==> flow/design.v <==
`timescale 1ns / 1ps
module processor(clk,rst,ld,kernel,o_img_re,o_img_addr,i_img_data,
                 o_out_we,o_out_addr,o_out_data,o_complete);
input clk,rst,ld;
input [143:0] kernel;
output o_img_re;
output [16:0] o_img_addr;
input [7:0] i_img_data;
output o_out_we;
output [15:0] o_out_addr;
output [7:0] o_out_data;
output o_complete;
wire pc_ctrl_sig;
wire [31:0] new_pc,o_pc,o_instr;
wire [36:0] WB_DATA;
wire wb_en;
wire [2:0] o_ctrl_alu;
wire o_bse,o_rd_ctrl,o_en;
wire [5:0] o_funct;
wire [4:0] o_shift_amt;
wire [31:0] o_a,o_b,o_b_ex,o_se,o_aluout_ex,o_mem_data,o_aluout_mem;
wire [4:0] o_rd,o_rd_ex,o_rd_mem;
wire [2:0] o_ctrl_mux,o_ctrl_mux_ex;
wire complete;
assign o_complete = complete;
IF    instruction_fetch(clk,rst,ld,kernel,new_pc,pc_ctrl_sig,o_pc,o_instr,complete);
ID    instruction_decode(clk,rst,ld,wb_en,WB_DATA[36:32],WB_DATA[31:0],o_pc,o_instr,o_ctrl_alu,o_bse,o_funct,o_shift_amt,o_a,o_b,o_se,o_rd,o_ctrl_mux,new_pc,pc_ctrl_sig);
EX    execute(clk,rst,ld,o_ctrl_alu,o_bse,o_funct,o_shift_amt,o_a,o_b,o_se,o_rd,o_ctrl_mux,o_ctrl_mux_ex,o_aluout_ex,o_b_ex,o_rd_ex);
ME    memory (clk,rst,ld,o_ctrl_mux_ex,o_aluout_ex,o_rd_ex,o_img_re,o_img_addr,i_img_data,o_rd_ctrl,o_en,o_mem_data,o_aluout_mem,o_rd_mem);
MW    mem_write(o_ctrl_mux_ex,o_aluout_ex,o_b_ex,complete,o_out_we,o_out_addr,o_out_data);
WB    wirte_back(o_rd_ctrl,o_en,o_mem_data,o_aluout_mem,o_rd_mem,WB_DATA,wb_en);
endmodule
`timescale 1ns / 1ps
module p_c(clk,rst,ld,run,ppc,npc);
input clk,rst,ld,run;
input [31:0] ppc;
output reg [31:0] npc;
always @(posedge clk) begin
        if(rst | ld)
            npc <= 0;
        else if(run)
            npc <= ppc;
end
endmodule
module IRAM(mul_1,mul_2,mul_3,mul_4,mul_5,mul_6,mul_7,mul_8,mul_9,pc,instr);
input [15:0] mul_1,mul_2,mul_3,mul_4,mul_5,mul_6,mul_7,mul_8,mul_9;
input [31:0] pc;
output reg [31:0] instr;
localparam AAD   = 6'b000001,
           AADI  = 6'b000010,
           MULI  = 6'b000011,
           SUBI  = 6'b000100,
           BEQ   = 6'b000101,
           JUMP  = 6'b000110,
           STORE = 6'b000111,
           LOAD  = 6'b001000,
           NOOP  = 6'b001001;
localparam REG_0  = 5'b00000,
           REG_1  = 5'b00001,
           REG_2  = 5'b00010,
           REG_3  = 5'b00011,
           REG_4  = 5'b00100,
           REG_5  = 5'b00101,
           REG_6  = 5'b00110,
           REG_7  = 5'b00111,
           REG_8  = 5'b01000,
           REG_9  = 5'b01001,
           REG_10 = 5'b01010,
           REG_11 = 5'b01011,
           REG_12 = 5'b01100,
           REG_13 = 5'b01101,
           REG_14 = 5'b01110,
           REG_15 = 5'b01111,
           REG_16 = 5'b10000,
           REG_17 = 5'b10001,
           REG_18 = 5'b10010,
           REG_19 = 5'b10011,
           REG_20 = 5'b10100,
           REG_21 = 5'b10101,
           REG_22 = 5'b10110,
           REG_23 = 5'b10111,
           REG_24 = 5'b11000,
           REG_25 = 5'b11001,
           REG_26 = 5'b11010,
           REG_27 = 5'b11011,
           REG_28 = 5'b11100,
           REG_29 = 5'b11101,
           REG_30 = 5'b11110,
           REG_31 = 5'b11111;
always @(*) begin
            instr = {NOOP,REG_0 ,REG_0 ,16'b0000_0000_0000_0000};
            case (pc[31:2])
                0 : instr = {AADI,REG_0,REG_1,16'b0000_0000_0000_0000};      
                1 : instr = {AADI,REG_0,REG_2,16'b0000_0000_0000_0000};      
                2 : instr = {AADI,REG_0,REG_3,16'b0000_0000_0000_0000};      
                3 : instr = {AADI,REG_0,REG_4,16'b0000_0000_0000_0000};      
                4 : instr = {AADI,REG_0,REG_5,16'b0000_0000_0000_0000};      
                5 : instr = {AADI,REG_0,REG_6,16'b0000_0000_0000_0000};      
                6 : instr = {AADI,REG_0,REG_7,16'b0000_0000_0000_0000};      
                7 : instr = {AADI,REG_0,REG_8,16'b0000_0000_0000_0000};      
                8 : instr = {AADI,REG_0,REG_9,16'b0000_0000_0000_0000};      
                9 : instr = {AADI,REG_0,REG_10,16'b0000_0000_0000_0000};      
               10 : instr = {AADI,REG_0,REG_25,16'b0000_0000_0000_0000};      
               11 : instr = {AADI,REG_0,REG_26,16'b0000_0001_0000_0000};      
               12 : instr = {AADI,REG_0,REG_27,16'b0000_0000_0000_0000};      
               13 : instr = {AADI,REG_0,REG_28,16'b0000_0000_0000_0000};      
               14 : instr = {AADI,REG_0,REG_29,16'b0000_0000_0000_0000};      
               15 : instr = {AADI,REG_0,REG_30,16'b0000_0000_0000_0000};      
               16 : instr = {AADI,REG_0,REG_31,16'b0000_0000_0000_0000};      
               17 : instr = {NOOP,REG_0 ,REG_0 ,16'b0000_0000_0000_0000};      
               18 : instr = {NOOP,REG_0 ,REG_0 ,16'b0000_0000_0000_0000};      
               19 : instr = {NOOP,REG_0 ,REG_0 ,16'b0000_0000_0000_0000};      
               20 : instr = {NOOP,REG_0 ,REG_0 ,16'b0000_0000_0000_0000};      
               21 : instr = {NOOP,REG_0 ,REG_0 ,16'b0000_0000_0000_0000};      
               22 : instr = {MULI,REG_30,REG_29,16'b0000_0001_0000_0010};      
               23 : instr = {NOOP,REG_0 ,REG_0 ,16'b0000_0000_0000_0000};      
               24 : instr = {NOOP,REG_0 ,REG_0 ,16'b0000_0000_0000_0000};      
               25 : instr = {NOOP,REG_0 ,REG_0 ,16'b0000_0000_0000_0000};      
               26 : instr = {NOOP,REG_0 ,REG_0 ,16'b0000_0000_0000_0000};      
               27 : instr = {NOOP,REG_0 ,REG_0 ,16'b0000_0000_0000_0000};      
               28 : instr = {AAD ,REG_29,REG_31,REG_29,5'b00000,6'b000000};    
               29 : instr = {NOOP,REG_0 ,REG_0 ,16'b0000_0000_0000_0000};      
               30 : instr = {NOOP,REG_0 ,REG_0 ,16'b0000_0000_0000_0000};      
               31 : instr = {NOOP,REG_0 ,REG_0 ,16'b0000_0000_0000_0000};      
               32 : instr = {NOOP,REG_0 ,REG_0 ,16'b0000_0000_0000_0000};      
               33 : instr = {NOOP,REG_0 ,REG_0 ,16'b0000_0000_0000_0000};      
               34 : instr = {AADI,REG_29,REG_28,16'b0000_0001_0000_0010};      
               35 : instr = {AADI,REG_29,REG_27,16'b0000_0010_0000_0100};      
               36 : instr = {LOAD,REG_29,REG_1,16'b0000_0000_0000_0000};       
               37 : instr = {LOAD,REG_29,REG_2,16'b0000_0000_0000_0001};       
               38 : instr = {LOAD,REG_29,REG_3,16'b0000_0000_0000_0010};       
               39 : instr = {LOAD,REG_28,REG_4,16'b0000_0000_0000_0000};       
               40 : instr = {LOAD,REG_28,REG_5,16'b0000_0000_0000_0001};       
               41 : instr = {LOAD,REG_28,REG_6,16'b0000_0000_0000_0010};       
               42 : instr = {LOAD,REG_27,REG_7,16'b0000_0000_0000_0000};       
               43 : instr = {LOAD,REG_27,REG_8,16'b0000_0000_0000_0001};       
               44 : instr = {LOAD,REG_27,REG_9,16'b0000_0000_0000_0010};       
               45 : instr = {MULI,REG_1 ,REG_1,mul_1};                         
               46 : instr = {MULI,REG_2 ,REG_2,mul_2};                         
               47 : instr = {MULI,REG_3 ,REG_3,mul_3};                         
               48 : instr = {MULI,REG_4 ,REG_4,mul_4};                         
               49 : instr = {MULI,REG_5 ,REG_5,mul_5};                         
               50 : instr = {MULI,REG_6 ,REG_6,mul_6};                         
               51 : instr = {MULI,REG_7 ,REG_7,mul_7};                         
               52 : instr = {MULI,REG_8 ,REG_8,mul_8};                         
               53 : instr = {MULI,REG_9 ,REG_9,mul_9};                         
               54 : instr = {AAD ,REG_1 ,REG_2 ,REG_2 ,5'b00000,6'b000000};    
               55 : instr = {AAD ,REG_3 ,REG_4 ,REG_4 ,5'b00000,6'b000000};    
               56 : instr = {AAD ,REG_5 ,REG_6 ,REG_6 ,5'b00000,6'b000000};    
               57 : instr = {AAD ,REG_7 ,REG_8 ,REG_8 ,5'b00000,6'b000000};    
               58 : instr = {NOOP,REG_0 ,REG_0 ,16'b0000_0000_0000_0000};      
               59 : instr = {AAD ,REG_2 ,REG_9 ,REG_2 ,5'b00000,6'b000000};    
               60 : instr = {AAD ,REG_4 ,REG_6 ,REG_4 ,5'b00000,6'b000000};    
               61 : instr = {NOOP,REG_0 ,REG_0 ,16'b0000_0000_0000_0000};      
               62 : instr = {NOOP,REG_0 ,REG_0 ,16'b0000_0000_0000_0000};      
               63 : instr = {NOOP,REG_0 ,REG_0 ,16'b0000_0000_0000_0000};      
               64 : instr = {AAD ,REG_2 ,REG_8 ,REG_2 ,5'b00000,6'b000000};    
               65 : instr = {NOOP,REG_0 ,REG_0 ,16'b0000_0000_0000_0000};      
               66 : instr = {NOOP,REG_0 ,REG_0 ,16'b0000_0000_0000_0000};      
               67 : instr = {NOOP,REG_0 ,REG_0 ,16'b0000_0000_0000_0000};      
               68 : instr = {NOOP,REG_0 ,REG_0 ,16'b0000_0000_0000_0000};      
               69 : instr = {AAD ,REG_4 ,REG_2 ,REG_10 ,5'b00000,6'b000000};    
               70 : instr = {AADI ,REG_31 ,REG_31,16'b0000_0000_0000_0001};    
               71 : instr = {NOOP,REG_0 ,REG_0 ,16'b0000_0000_0000_0000};      
               72 : instr = {NOOP,REG_0 ,REG_0 ,16'b0000_0000_0000_0000};      
               73 : instr = {NOOP,REG_0 ,REG_0 ,16'b0000_0000_0000_0000};      
               74 : instr = {STORE,REG_25,REG_10 ,16'b0000_0000_0000_0000};    
               75 : instr = {AADI ,REG_25 ,REG_25,16'b0000_0000_0000_0001};    
               76 : instr = {BEQ  ,REG_31 ,REG_26,16'b0000_0000_0000_0011};    
               77 : instr = {NOOP,REG_0 ,REG_0 ,16'b0000_0000_0000_0000};      
               78 : instr = {NOOP,REG_0 ,REG_0 ,16'b0000_0000_0000_0000};      
               79 : instr = {JUMP , 26'b00_0000_0000_0000_0000_0001_0101};  
               80 : instr = {NOOP,REG_0 ,REG_0 ,16'b0000_0000_0000_0000};      
               81 : instr = {AADI ,REG_0 ,REG_31 ,16'b0000_0000_0000_0000};    
               82 : instr = {AADI ,REG_30 ,REG_30,16'b0000_0000_0000_0001};    
               83 : instr = {NOOP,REG_0 ,REG_0 ,16'b0000_0000_0000_0000};      
               84 : instr = {NOOP,REG_0 ,REG_0 ,16'b0000_0000_0000_0000};      
               85 : instr = {NOOP,REG_0 ,REG_0 ,16'b0000_0000_0000_0000};      
               86 : instr = {NOOP,REG_0 ,REG_0 ,16'b0000_0000_0000_0000};      
               87 : instr = {BEQ  ,REG_30 ,REG_26,16'b0000_0000_0000_0011};    
               88 : instr = {NOOP,REG_0 ,REG_0 ,16'b0000_0000_0000_0000};      
               89 : instr = {JUMP , 26'b00_0000_0000_0000_0000_0001_0101};  
               90 : instr = {NOOP,REG_0 ,REG_0 ,16'b0000_0000_0000_0000};      
               91 : instr = {NOOP,REG_0 ,REG_0 ,16'b0000_0000_0000_0000};      
               default : instr = {NOOP,REG_0 ,REG_0 ,16'b0000_0000_0000_0000};
            endcase
end
endmodule
module inc_pc(ppc,npc);
input  [31:0] ppc;
output [31:0] npc;
assign npc = ppc + 4;
endmodule
module if_mux(c_sig,inc_pc,jump_addr,pc);
input c_sig;
input [31:0] inc_pc;
input [31:0] jump_addr;
output reg [31:0] pc;
always @(*) begin
       case(c_sig)
             0 : pc = inc_pc;
             1 : pc = jump_addr;
             default : pc = inc_pc;
       endcase
end
endmodule
module IF(clk,rst,ld,kernel,new_pc,pc_ctrl_sig,o_pc,o_instr,comp);
input clk,rst,ld;
input [143:0] kernel;
input [31:0] new_pc;
input pc_ctrl_sig;
output reg [31:0] o_pc,o_instr;
output comp;
localparam NOOP_INSTR = {6'b001001,26'b0};
wire [31:0] ppc,npc,incre_pc;
wire [31:0] instr;
reg complete;
reg run;
reg [15:0] k1,k2,k3,k4,k5,k6,k7,k8,k9;
assign comp = complete;
always @(posedge clk) begin
      if(ld) begin
          k1 <= kernel[15:0];
          k2 <= kernel[31:16];
          k3 <= kernel[47:32];
          k4 <= kernel[63:48];
          k5 <= kernel[79:64];
          k6 <= kernel[95:80];
          k7 <= kernel[111:96];
          k8 <= kernel[127:112];
          k9 <= kernel[143:128];
      end
end
wire at_end = (npc[31:2] == 92);
always @(posedge clk) begin
      if(rst) begin
          run <= 0;
          complete <= 0;
      end
      else if(ld) begin
          run <= 1;
          complete <= 0;
      end
      else if(run & at_end) begin
          run <= 0;
          complete <= 1;
      end
end
p_c    pc(clk,rst,ld,run & ~at_end,ppc,npc);
IRAM   iram(k1,k2,k3,k4,k5,k6,k7,k8,k9,npc,instr);
inc_pc increment_pc(npc,incre_pc);
if_mux IF_mucx(pc_ctrl_sig,incre_pc,new_pc,ppc);
always @(posedge clk) begin
      if(rst | ld) begin
          o_pc <= 0;
          o_instr <= NOOP_INSTR;
      end
      else begin
          o_pc <= incre_pc;
          o_instr <= (run & ~at_end) ? instr : NOOP_INSTR;
      end
end
endmodule
`timescale 1ns / 1ps
module control_unit(opcode,c_sig);
input [5:0] opcode;
output reg [10:0]c_sig;
always @(*) begin
       case(opcode)
           1 : c_sig = 11'b0_0_0_0_0_000_0_0_1;  
           2 : c_sig = 11'b0_1_0_0_1_001_0_0_1;  
           3 : c_sig = 11'b0_1_0_0_1_010_0_0_1;  
           4 : c_sig = 11'b0_1_0_0_1_011_0_0_1;  
           5 : c_sig = 11'b1_0_1_0_0_111_0_0_0;  
           6 : c_sig = 11'b1_0_0_1_0_111_0_0_0;  
           7 : c_sig = 11'b0_1_0_0_1_001_0_1_0;  
           8 : c_sig = 11'b0_1_0_0_1_001_1_0_1;  
           default : c_sig = 11'b0_0_0_0_0_111_0_0_0;  
       endcase
end
endmodule
module sign_extend(in_1,out);
input [15:0] in_1;
output reg [31:0] out;
wire s_bit = in_1[15];
always @(*) begin
       out = {s_bit,{16{1'b0}},in_1[14:0]};
end
endmodule
module branch_npc_add(in_1,in_2,out);
input [31:0] in_1,in_2;
output reg [31:0] out;
always @(*) begin
     if(in_1[31] == in_2[31]) begin
           out[30:0] =   in_1[30:0] + in_2[30:0];
           out[31] = in_1[31];
     end
     else begin
          if(in_1[30:0] > in_2[30:0]) begin
                out[30:0] =   in_1[30:0] - in_2[30:0];
                out[31] = in_1[31];
          end
          else begin
                out[30:0] =   in_2[30:0] - in_1[30:0];
                out[31] = in_2[31];
          end
     end
end
endmodule
module regbank(clk,rs,rt,we,rd,i_data,a,b,comp_sig);
input clk;
input [4:0] rs,rt,rd;
input we;
input [31:0] i_data;
output reg [31:0] a,b;
output comp_sig;
reg [31:0] regs [0:31];
function exists;
input [4:0] n;
begin
      exists = (n >= 1 && n <= 10) || (n >= 25);
end
endfunction
always @(posedge clk) begin
      if(we && exists(rd))
            regs[rd] <= i_data;
end
always @(*) begin
      if(!exists(rs))
            a = 0;
      else if(we && rd == rs)
            a = i_data;
      else
            a = regs[rs];
      if(!exists(rt))
            b = 0;
      else if(we && rd == rt)
            b = i_data;
      else
            b = regs[rt];
end
assign comp_sig = (a == b);
endmodule
module ID(clk,rst,ld,i_we,i_rd,wb,i_pc,i_instr,o_ctrl_alu,o_bse,o_funct,o_shift_amt,o_a,o_b,o_se,o_rd,o_ctrl_mux,new_pc,pc_ctrl_sig);
input clk,rst,ld;
input i_we;
input [4:0]  i_rd;
input [31:0] wb;
input [31:0] i_pc,i_instr;
output reg [2:0] o_ctrl_alu;
output reg o_bse;
output reg [5:0] o_funct;
output reg [4:0] o_shift_amt;
output reg [31:0] o_a,o_b,o_se;
output reg [4:0] o_rd;
output reg [2:0] o_ctrl_mux;
output [31:0] new_pc;
output pc_ctrl_sig;
wire [10:0] c_sig;
wire [31:0] a,b,se,npc_se,npc_branch;
wire [4:0] rd;
wire comp_sig;
control_unit      cu(i_instr[31:26],c_sig);
regbank           reg_bank(clk,i_instr[25:21],i_instr[20:16],i_we,i_rd,wb,a,b,comp_sig);
sign_extend       sig_ext(i_instr[15:0],se);
assign rd = c_sig[9] ?  i_instr[20:16] : i_instr[15:11];
branch_npc_add bna({i_instr[15],{14{1'b0}},i_instr[14:0],2'b00},i_pc[31:0],npc_se);
assign npc_branch = (c_sig[8]&comp_sig) ? npc_se : i_pc[31:0];
assign new_pc = c_sig[7] ? {i_pc[31:28],i_instr[25:0],2'b00} : npc_branch;
assign pc_ctrl_sig = c_sig[10];
always @(posedge clk) begin
    o_ctrl_alu <= c_sig[5:3];
    o_bse <= c_sig[6];
    o_funct <= i_instr[5:0];
    o_shift_amt <= i_instr[10:6];
    o_a <= a;
    o_b <= b;
    o_se <= se;
    o_rd <= rd;
    if(rst | ld)
        o_ctrl_mux <= 3'b000;
    else
        o_ctrl_mux <= {c_sig[2],c_sig[1],c_sig[0]};
end
endmodule
`timescale 1ns / 1ps
module ctrl_alu(c_sig,i_func,i_shift_amt,func,shift_amt);
input [2:0]c_sig;
input [5:0] i_func;
input [4:0] i_shift_amt;
output reg [5:0] func;
output reg [4:0] shift_amt;
always @(*) begin
     shift_amt = i_shift_amt;
     case(c_sig)
          0 : func = i_func;       
          1 : func = 6'b0;         
          2 : func = 6'b000011;    
          3 : func = 6'b000001;    
          default : func = 6'b0;
     endcase
end
endmodule
module alu(func,shiftamt,a,b,o_data);
input [5:0] func;
input [4:0] shiftamt;
input [31:0] a,b;
output reg [31:0] o_data;
always @(*) begin
              o_data = 0;
              case(func)
                   0 : begin
                        if(a[31] == b[31]) begin
                             o_data[30:0] =   a[30:0] + b[30:0];
                             o_data[31] = a[31];
                        end
                       else begin
                            if(a[30:0] > b[30:0]) begin
                                  o_data[30:0] =   a[30:0] - b[30:0];
                                  o_data[31] =     a[31];
                            end
                       else begin
                                  o_data[30:0] =   b[30:0] - a[30:0];
                                  o_data[31] = b[31];
                       end
                  end
                   end
                   1 : o_data = a - b;
                   3 : begin
                         o_data[31]  = a[31]^b[31];
                         o_data[30:0]= a[30:0] * b[30:0];
                   end
                   4 : o_data = b >> shiftamt;
                   5 : o_data = b << shiftamt;
                   6 : o_data = a >> shiftamt;
                   7 : o_data = a << shiftamt;
                   default : o_data = 0;
              endcase
end
endmodule
module EX(clk,rst,ld,i_c_sig,i_bse,i_funct,i_shift_amt,i_a,i_b,i_se,i_rd,i_ctrl_mux,o_ctrl_mux,o_aluout,o_b,o_rd);
input clk,rst,ld;
input [2:0] i_c_sig;
input i_bse;
input [5:0] i_funct;
input [4:0] i_shift_amt;
input [31:0] i_a,i_b,i_se;
input [4:0] i_rd;
input [2:0] i_ctrl_mux;
output reg [2:0]  o_ctrl_mux;
output reg [31:0] o_aluout,o_b;
output reg [4:0]  o_rd;
wire [5:0] func;
wire [4:0] shift_amt;
wire [31:0] b_se,aluout;
ctrl_alu control_alu(i_c_sig,i_funct,i_shift_amt,func,shift_amt);
alu      ALU(func,shift_amt,i_a,b_se,aluout);
assign b_se = i_bse ? i_se : i_b;
always @(posedge clk) begin
      o_aluout   <= aluout;
      o_b        <= i_b;
      o_rd       <= i_rd;
      if(rst | ld)
            o_ctrl_mux <= 3'b000;
      else
            o_ctrl_mux <= i_ctrl_mux;
end
endmodule
`timescale 1ns / 1ps
module ME(clk,rst,ld,i_ctrl_mux_ex,i_aluout_ex,i_rd_ex,o_img_re,o_img_addr,i_img_data,o_rd_ctrl,o_en,o_mem_data,o_aluout_mem,o_rd_mem);
input clk,rst,ld;
input [2:0]  i_ctrl_mux_ex;
input [31:0] i_aluout_ex;
input [4:0]  i_rd_ex;
output o_img_re;
output [16:0] o_img_addr;
input [7:0] i_img_data;
output reg o_rd_ctrl,o_en;
output reg [31:0] o_mem_data,o_aluout_mem;
output reg [4:0] o_rd_mem;
assign o_img_re   = (i_ctrl_mux_ex[2:1] == 2);
assign o_img_addr = i_aluout_ex[16:0];
always @(posedge clk) begin
       o_rd_ctrl <= i_ctrl_mux_ex[2];
       if(rst | ld)
             o_en <= 1'b0;
       else
             o_en <= i_ctrl_mux_ex[0];
       o_mem_data <= {24'b0,i_img_data};
       o_aluout_mem <= i_aluout_ex;
       o_rd_mem <= i_rd_ex;
end
endmodule
module MW(i_ctrl_mux_ex,i_aluout_ex,i_b_ex,complete,o_we,o_addr,o_data);
input [2:0]  i_ctrl_mux_ex;
input [31:0] i_aluout_ex,i_b_ex;
input complete;
output o_we;
output [15:0] o_addr;
output reg [7:0] o_data;
assign o_we   = (i_ctrl_mux_ex[2:1] == 1) & ~complete;
assign o_addr = i_aluout_ex[15:0];
always @(*) begin
          if(i_b_ex[31] == 1)
              o_data = 8'b00000000;
          else if(i_b_ex >= 255)
              o_data = 8'b11111111;
          else
              o_data = i_b_ex[7:0];
end
endmodule
`timescale 1ns / 1ps
module WB(i_rd_ctrl,i_en,i_mem_data,i_aluout_mem,i_rd_mem,WB_DATA,o_we);
input i_rd_ctrl,i_en;
input [31:0] i_mem_data,i_aluout_mem;
input [4:0] i_rd_mem;
output [36:0] WB_DATA;
output o_we;
wire [31:0] data = i_rd_ctrl ? i_mem_data : i_aluout_mem;
assign WB_DATA = {i_rd_mem,data};
assign o_we = i_en;
endmodule
# == Reports on processor ==
# Tool output for the design above, in the order of the flow.
# Line numbers count from 1 in the design file above.
# Operators carry their Yosys type and port widths (W data, S select, Z words).
# The mark -- stands for no value.
# design
top,processor
clock_port,clk
lib,sky130hd
pvt_corner,tt_025C_1v80

# == After elaboration ==
# Yosys after proc, flatten, opt, wreduce and memory -nomap, before mapping. Print and check cells are not counted. Equal cells are merged and count once.
# Yosys's memory passes give these memory sizes; they may raise the number of words (mostly to a power of two), join words into wider ones and drop unused or constant bits.
# word_totals
reg_bits,464
latchBits,0
ram_bits,1024
mem_bits_ro,176
clocked_rd_ports_x_width,75
memories,2
word_cells,193
# op_classes
add_sub_neg,8
n_mul,1
n_div,0
cmp,12
n_eq,71
shifts,4
muxes,33
bitwise,11
reduce_logical,19
# mem_list
name,words,width,rd,wr,line_no,rtl
instruction_decode.reg_bank.regs,32,32,2,1,317,reg [31:0] regs [0:31];
(name not given),16,11,1,0,269,case(opcode)
# op_table
op,count
$pmux W30 S54,1
$mul A31 B31 Y31,1
$eq A30 B6 Y1 const B,26
$eq A30 B7 Y1 const B,12
$mux W32,9
$eq A30 B4 Y1 const B,8
$pmux W31 S7,1
$mux W31,4
$eq A30 B3 Y1 const B,4
$eq A30 B5 Y1 const B,3
$shl A32 B5 Y32,2
$shr A32 B5 Y32,2
$pmux W32 S2,1
$sub A31 B31 Y31,2
$eq A30 B2 Y1 const B,2
$add A32 B3 Y32 const B,1
$sub A32 B32 Y32,1
$eq A32 B32 Y1,1
$ge A32 B8 Y1 const B,1
$add A17 B31 Y31,1
$sub A17 B31 Y31,1
$gt A17 B31 Y1,1
$sub A31 B17 Y31,1
$add A31 B31 Y31,1
$gt A31 B31 Y1,1
$eq A30 B1 Y1 const B,1
$logic_not A30 Y1,1
$eq A6 B3 Y1 const B,4
# Other operator kinds: 28; their cells: 65.

# == Logic depth ==
# Longest topological path by Yosys (ltp), each cell counted once; first at word level (registers and memories cut), then after technology mapping (sequential cells cut; the memories' decode and read muxes count).
# depth
depth_word,9
ABC_AREA,0
depth_mapped,30
mapped_depth_nobuf,27

# == Synthesis result ==
# Yosys stat after the flow's synthesis: flattened, memories mapped to cells. It holds for the ABC_AREA given above (unset counts as 0); a run with the other value may have another netlist.
# by_type
cell_type,count
sky130_fd_sc_hd__edfxtp_1,1144
sky130_fd_sc_hd__mux4_2,457
sky130_fd_sc_hd__fa_1,385
sky130_fd_sc_hd__dfxtp_1,313
sky130_fd_sc_hd__mux2i_1,366
sky130_fd_sc_hd__ha_1,262
sky130_fd_sc_hd__nor2_1,591
sky130_fd_sc_hd__nand2_1,546
sky130_fd_sc_hd__inv_1,492
sky130_fd_sc_hd__a21oi_1,286
sky130_fd_sc_hd__xnor2_1,161
sky130_fd_sc_hd__o21ai_0,233
sky130_fd_sc_hd__clkbuf_1,291
sky130_fd_sc_hd__a22oi_1,103
sky130_fd_sc_hd__o22ai_1,98
sky130_fd_sc_hd__nor2b_1,97
sky130_fd_sc_hd__buf_4,74
sky130_fd_sc_hd__nor3_1,106
# Not listed: further types 84, cells in them 1274.
# synth_totals
cell_count,7279
mapped_area_mm2,0.0892856
seqArea_mm2,0.040619
ff_cells,1457
buf_cells,507
# The figures by module come from a second, unflattened synthesis with its own total; it is not the netlist above.
# unflattened
hier_cells,7813
area_unflattened_mm2,0.0956893
# Each row is one instance without its submodules.
# modules
module,n_inst,cells,area_mm2,seq_area_mm2
regbank,1,2539,0.0477896,0.0307495
alu,1,2963,0.0235451,0
IF,1,300,0.0062385,0.0056454
branch_npc_add,1,762,0.0050849,0
ID,1,263,0.0034533,0.0023823
IRAM,1,393,0.0025374,0
EX,1,111,0.0020082,0.0014414
ME,1,91,0.0012712,0.0009409
p_c,1,105,0.0011561,0.0006406
WB,1,42,0.0005893,0
inc_pc,1,83,0.0005806,0
if_mux,1,36,0.0005443,0
MW,1,45,0.0003053,0
control_unit,1,32,0.0002452,0
# Further modules, not shown: 3.

# == Timing after synthesis ==
# Path of least setup slack by OpenSTA after synthesis, without wires, with an ideal clock, recovery checks aside; 20% of the period is set as input and as output delay. Where synthesis merged equal registers, the netlist keeps one of their names.
# synth_timing
kind,flip-flop to flip-flop
start,register instruction_decode.o_bse
end,register execute.o_aluout[30]
tclk_ps,11000
setup_time_ps,141
t_first_pin_ps,0
arrival_ps,7657
required_time_ps,10859
path_slack_ps,3202
delay_ps,7798
path_stages,30
path_buffers,3
period_less_setup_slack_ps,7798
# "delay_ps" = arrival - input delay + setup time.
# "path_stages": output pins that drive a net of the path, with the launching flip-flop's if there is one; two outputs of one cell count as two.
# "period_less_setup_slack_ps" is the clock period less the worst setup slack; recovery checks do not enter. This is arithmetic on one report: input and output delays are still those of the set period (20% each).
# Between the ends stands the longest chain of elaborated cells between them, by number of cells; it is not shown to be the way that was timed. Of several equally long chains one is given.
# Each line given opens the expression or statement behind the cell; cells for indexed reads and writes are added by Yosys, which also makes memories of some case tables.
# synth_via
path_cell_list,sky130_fd_sc_hd__dfxtp_1 sky130_fd_sc_hd__buf_1 sky130_fd_sc_hd__mux2_2 sky130_fd_sc_hd__clkbuf_1 sky130_fd_sc_hd__buf_1 sky130_fd_sc_hd__ha_1 sky130_fd_sc_hd__inv_1 sky130_fd_sc_hd__fa_1 sky130_fd_sc_hd__inv_1 sky130_fd_sc_hd__fa_1 sky130_fd_sc_hd__fa_1 sky130_fd_sc_hd__inv_1 sky130_fd_sc_hd__fa_1 sky130_fd_sc_hd__inv_1 sky130_fd_sc_hd__fa_1 sky130_fd_sc_hd__inv_1 sky130_fd_sc_hd__fa_1 sky130_fd_sc_hd__inv_1 sky130_fd_sc_hd__fa_1 sky130_fd_sc_hd__fa_1 sky130_fd_sc_hd__ha_1 sky130_fd_sc_hd__a21o_1 sky130_fd_sc_hd__a21o_1 sky130_fd_sc_hd__a21oi_1 sky130_fd_sc_hd__nor3b_1 sky130_fd_sc_hd__a211oi_1 sky130_fd_sc_hd__nand2b_1 sky130_fd_sc_hd__a221oi_1 sky130_fd_sc_hd__xnor2_1 sky130_fd_sc_hd__o221ai_1
elab_chain_len,5
# synth_rtl
element,line_no,rtl
start: declaration,351,output reg o_bse;
start: assignment,373,o_bse <= c_sig[6];
$mux W32,458,assign b_se = i_bse ? i_se : i_b;
$sub A31 B31 Y31,423,o_data[30:0] =   b[30:0] - a[30:0];
$mux W31,418,if(a[30:0] > b[30:0]) begin
$mux W31,413,if(a[31] == b[31]) begin
$pmux W31 S7,411,case(func)
end: assignment,460,o_aluout   <= aluout;
end: declaration,451,"output reg [31:0] o_aluout,o_b;"

# == Timing after layout ==
# Path of least setup slack in the final report of stored run 1 (OpenROAD, finished layout, wires in). Where an end is a register, its clock arrival counts in the times.
# The report prints the path's times to 10 ps; the period is as set.
# layout_timing
kind,flip-flop to flip-flop
start,register instruction_decode.o_bse
end,register execute.o_aluout[30]
tclk_ps,7260
setup_time_ps,210
t_first_pin_ps,870
arrival_ps,8220
required_time_ps,7900
path_slack_ps,-320
path_stages,28
path_buffers,4
# Between the ends stands the longest chain of elaborated cells between them, by number of cells; it is not shown to be the way that was timed. Of several equally long chains one is given.
# layout_via
path_cell_list,sky130_fd_sc_hd__dfxtp_4 sky130_fd_sc_hd__buf_6 sky130_fd_sc_hd__buf_4 sky130_fd_sc_hd__nor2b_1 sky130_fd_sc_hd__buf_4 sky130_fd_sc_hd__buf_4 sky130_fd_sc_hd__nand2_1 sky130_fd_sc_hd__fa_1 sky130_fd_sc_hd__inv_1 sky130_fd_sc_hd__fa_1 sky130_fd_sc_hd__inv_1 sky130_fd_sc_hd__fa_1 sky130_fd_sc_hd__inv_1 sky130_fd_sc_hd__fa_1 sky130_fd_sc_hd__inv_1 sky130_fd_sc_hd__fa_1 sky130_fd_sc_hd__fa_1 sky130_fd_sc_hd__fa_1 sky130_fd_sc_hd__fa_2 sky130_fd_sc_hd__xnor2_1 sky130_fd_sc_hd__xnor2_1 sky130_fd_sc_hd__xnor2_1 sky130_fd_sc_hd__xnor2_1 sky130_fd_sc_hd__xnor2_1 sky130_fd_sc_hd__xnor2_1 sky130_fd_sc_hd__xnor2_1 sky130_fd_sc_hd__xnor2_1 sky130_fd_sc_hd__o221ai_1
elab_chain_len,5
# layout_rtl
element,line_no,rtl
start: declaration,351,output reg o_bse;
start: assignment,373,o_bse <= c_sig[6];
$mux W32,458,assign b_se = i_bse ? i_se : i_b;
$sub A31 B31 Y31,423,o_data[30:0] =   b[30:0] - a[30:0];
$mux W31,418,if(a[30:0] > b[30:0]) begin
$mux W31,413,if(a[31] == b[31]) begin
$pmux W31 S7,411,case(func)
end: assignment,460,o_aluout   <= aluout;
end: declaration,451,"output reg [31:0] o_aluout,o_b;"

# Stored flow runs of processor (5 of them; Yosys, OpenROAD, sky130hd). They differ in their settings and are not a sequence. Constraints: input delay and output delay 20% of the set period each, output load 0.01 pF.
# "clock_period_reached_ps" = clock period - worst setup slack. The figure is calculated, with input and output delays left at 20% of the set period.
# By "fin_power_uw" is meant OpenSTA's value without simulated activity: inputs other than the clock are taken to toggle once in ten clock periods, and the tool carries that through the logic.
# Among the settings, - means not set for that run.
item,stored run 1,stored run 2,stored run 3,stored run 4,stored run 5
CELL_PAD_IN_SITES_DETAIL_PLACEMENT,1,-,-,-,-
CELL_PAD_IN_SITES_GLOBAL_PLACEMENT,0,-,3,0,1
CORE_UTILIZATION,45,39,30,52,19
GPL_ROUTABILITY_DRIVEN,0,-,-,0,1
MAX_ROUTING_LAYER,met5,met5,met4,-,met4
PLACE_DENSITY_LB_ADDON,0.23,-,-,0.23,-
TNS_END_PERCENT,50,75,80,-,60
period_ns,7.26,5.96,11.0,12.2,7.13
CAP_MARGIN,20,20,20,20,0
CORE_MARGIN,2,2,2,8,2
SLEW_MARGIN,20,20,40,20,25
GPL_TIMING_DRIVEN,-,0,-,-,0
HOLD_SLACK_MARGIN,-,0.28,-,-,0.21
ABC_AREA,-,-,1,0,-
MIN_ROUTING_LAYER,-,-,met1,-,met2
CORE_ASPECT_RATIO,-,-,-,0.87,-
CTS_CLUSTER_DIAMETER,-,-,-,-,310
CTS_CLUSTER_SIZE,-,-,-,-,36
SETUP_SLACK_MARGIN,-,-,-,-,-0.3
yosys_chip_area_mm2,0.0892856,0.0892856,0.0973258,0.0892856,0.0892856
die_area_mm2,0.201992,0.232782,0.328994,0.185251,0.475424
final_stdcell_area_mm2,0.103857,0.10794,0.111748,0.10008,0.109056
fin_util_pct,52.7,47.4,34.5,58.4,23.3
worstSetupSlack_ps,-320,-1693,2226,3107,-1060
tns_ps,-1235,-29457,0,0,-18067
final_hold_ws_ps,323,316,326,311,308
fin_power_uw,19117,23675,13640,11014,15827
clock_period_reached_ps,7580,7653,8774,9093,8190
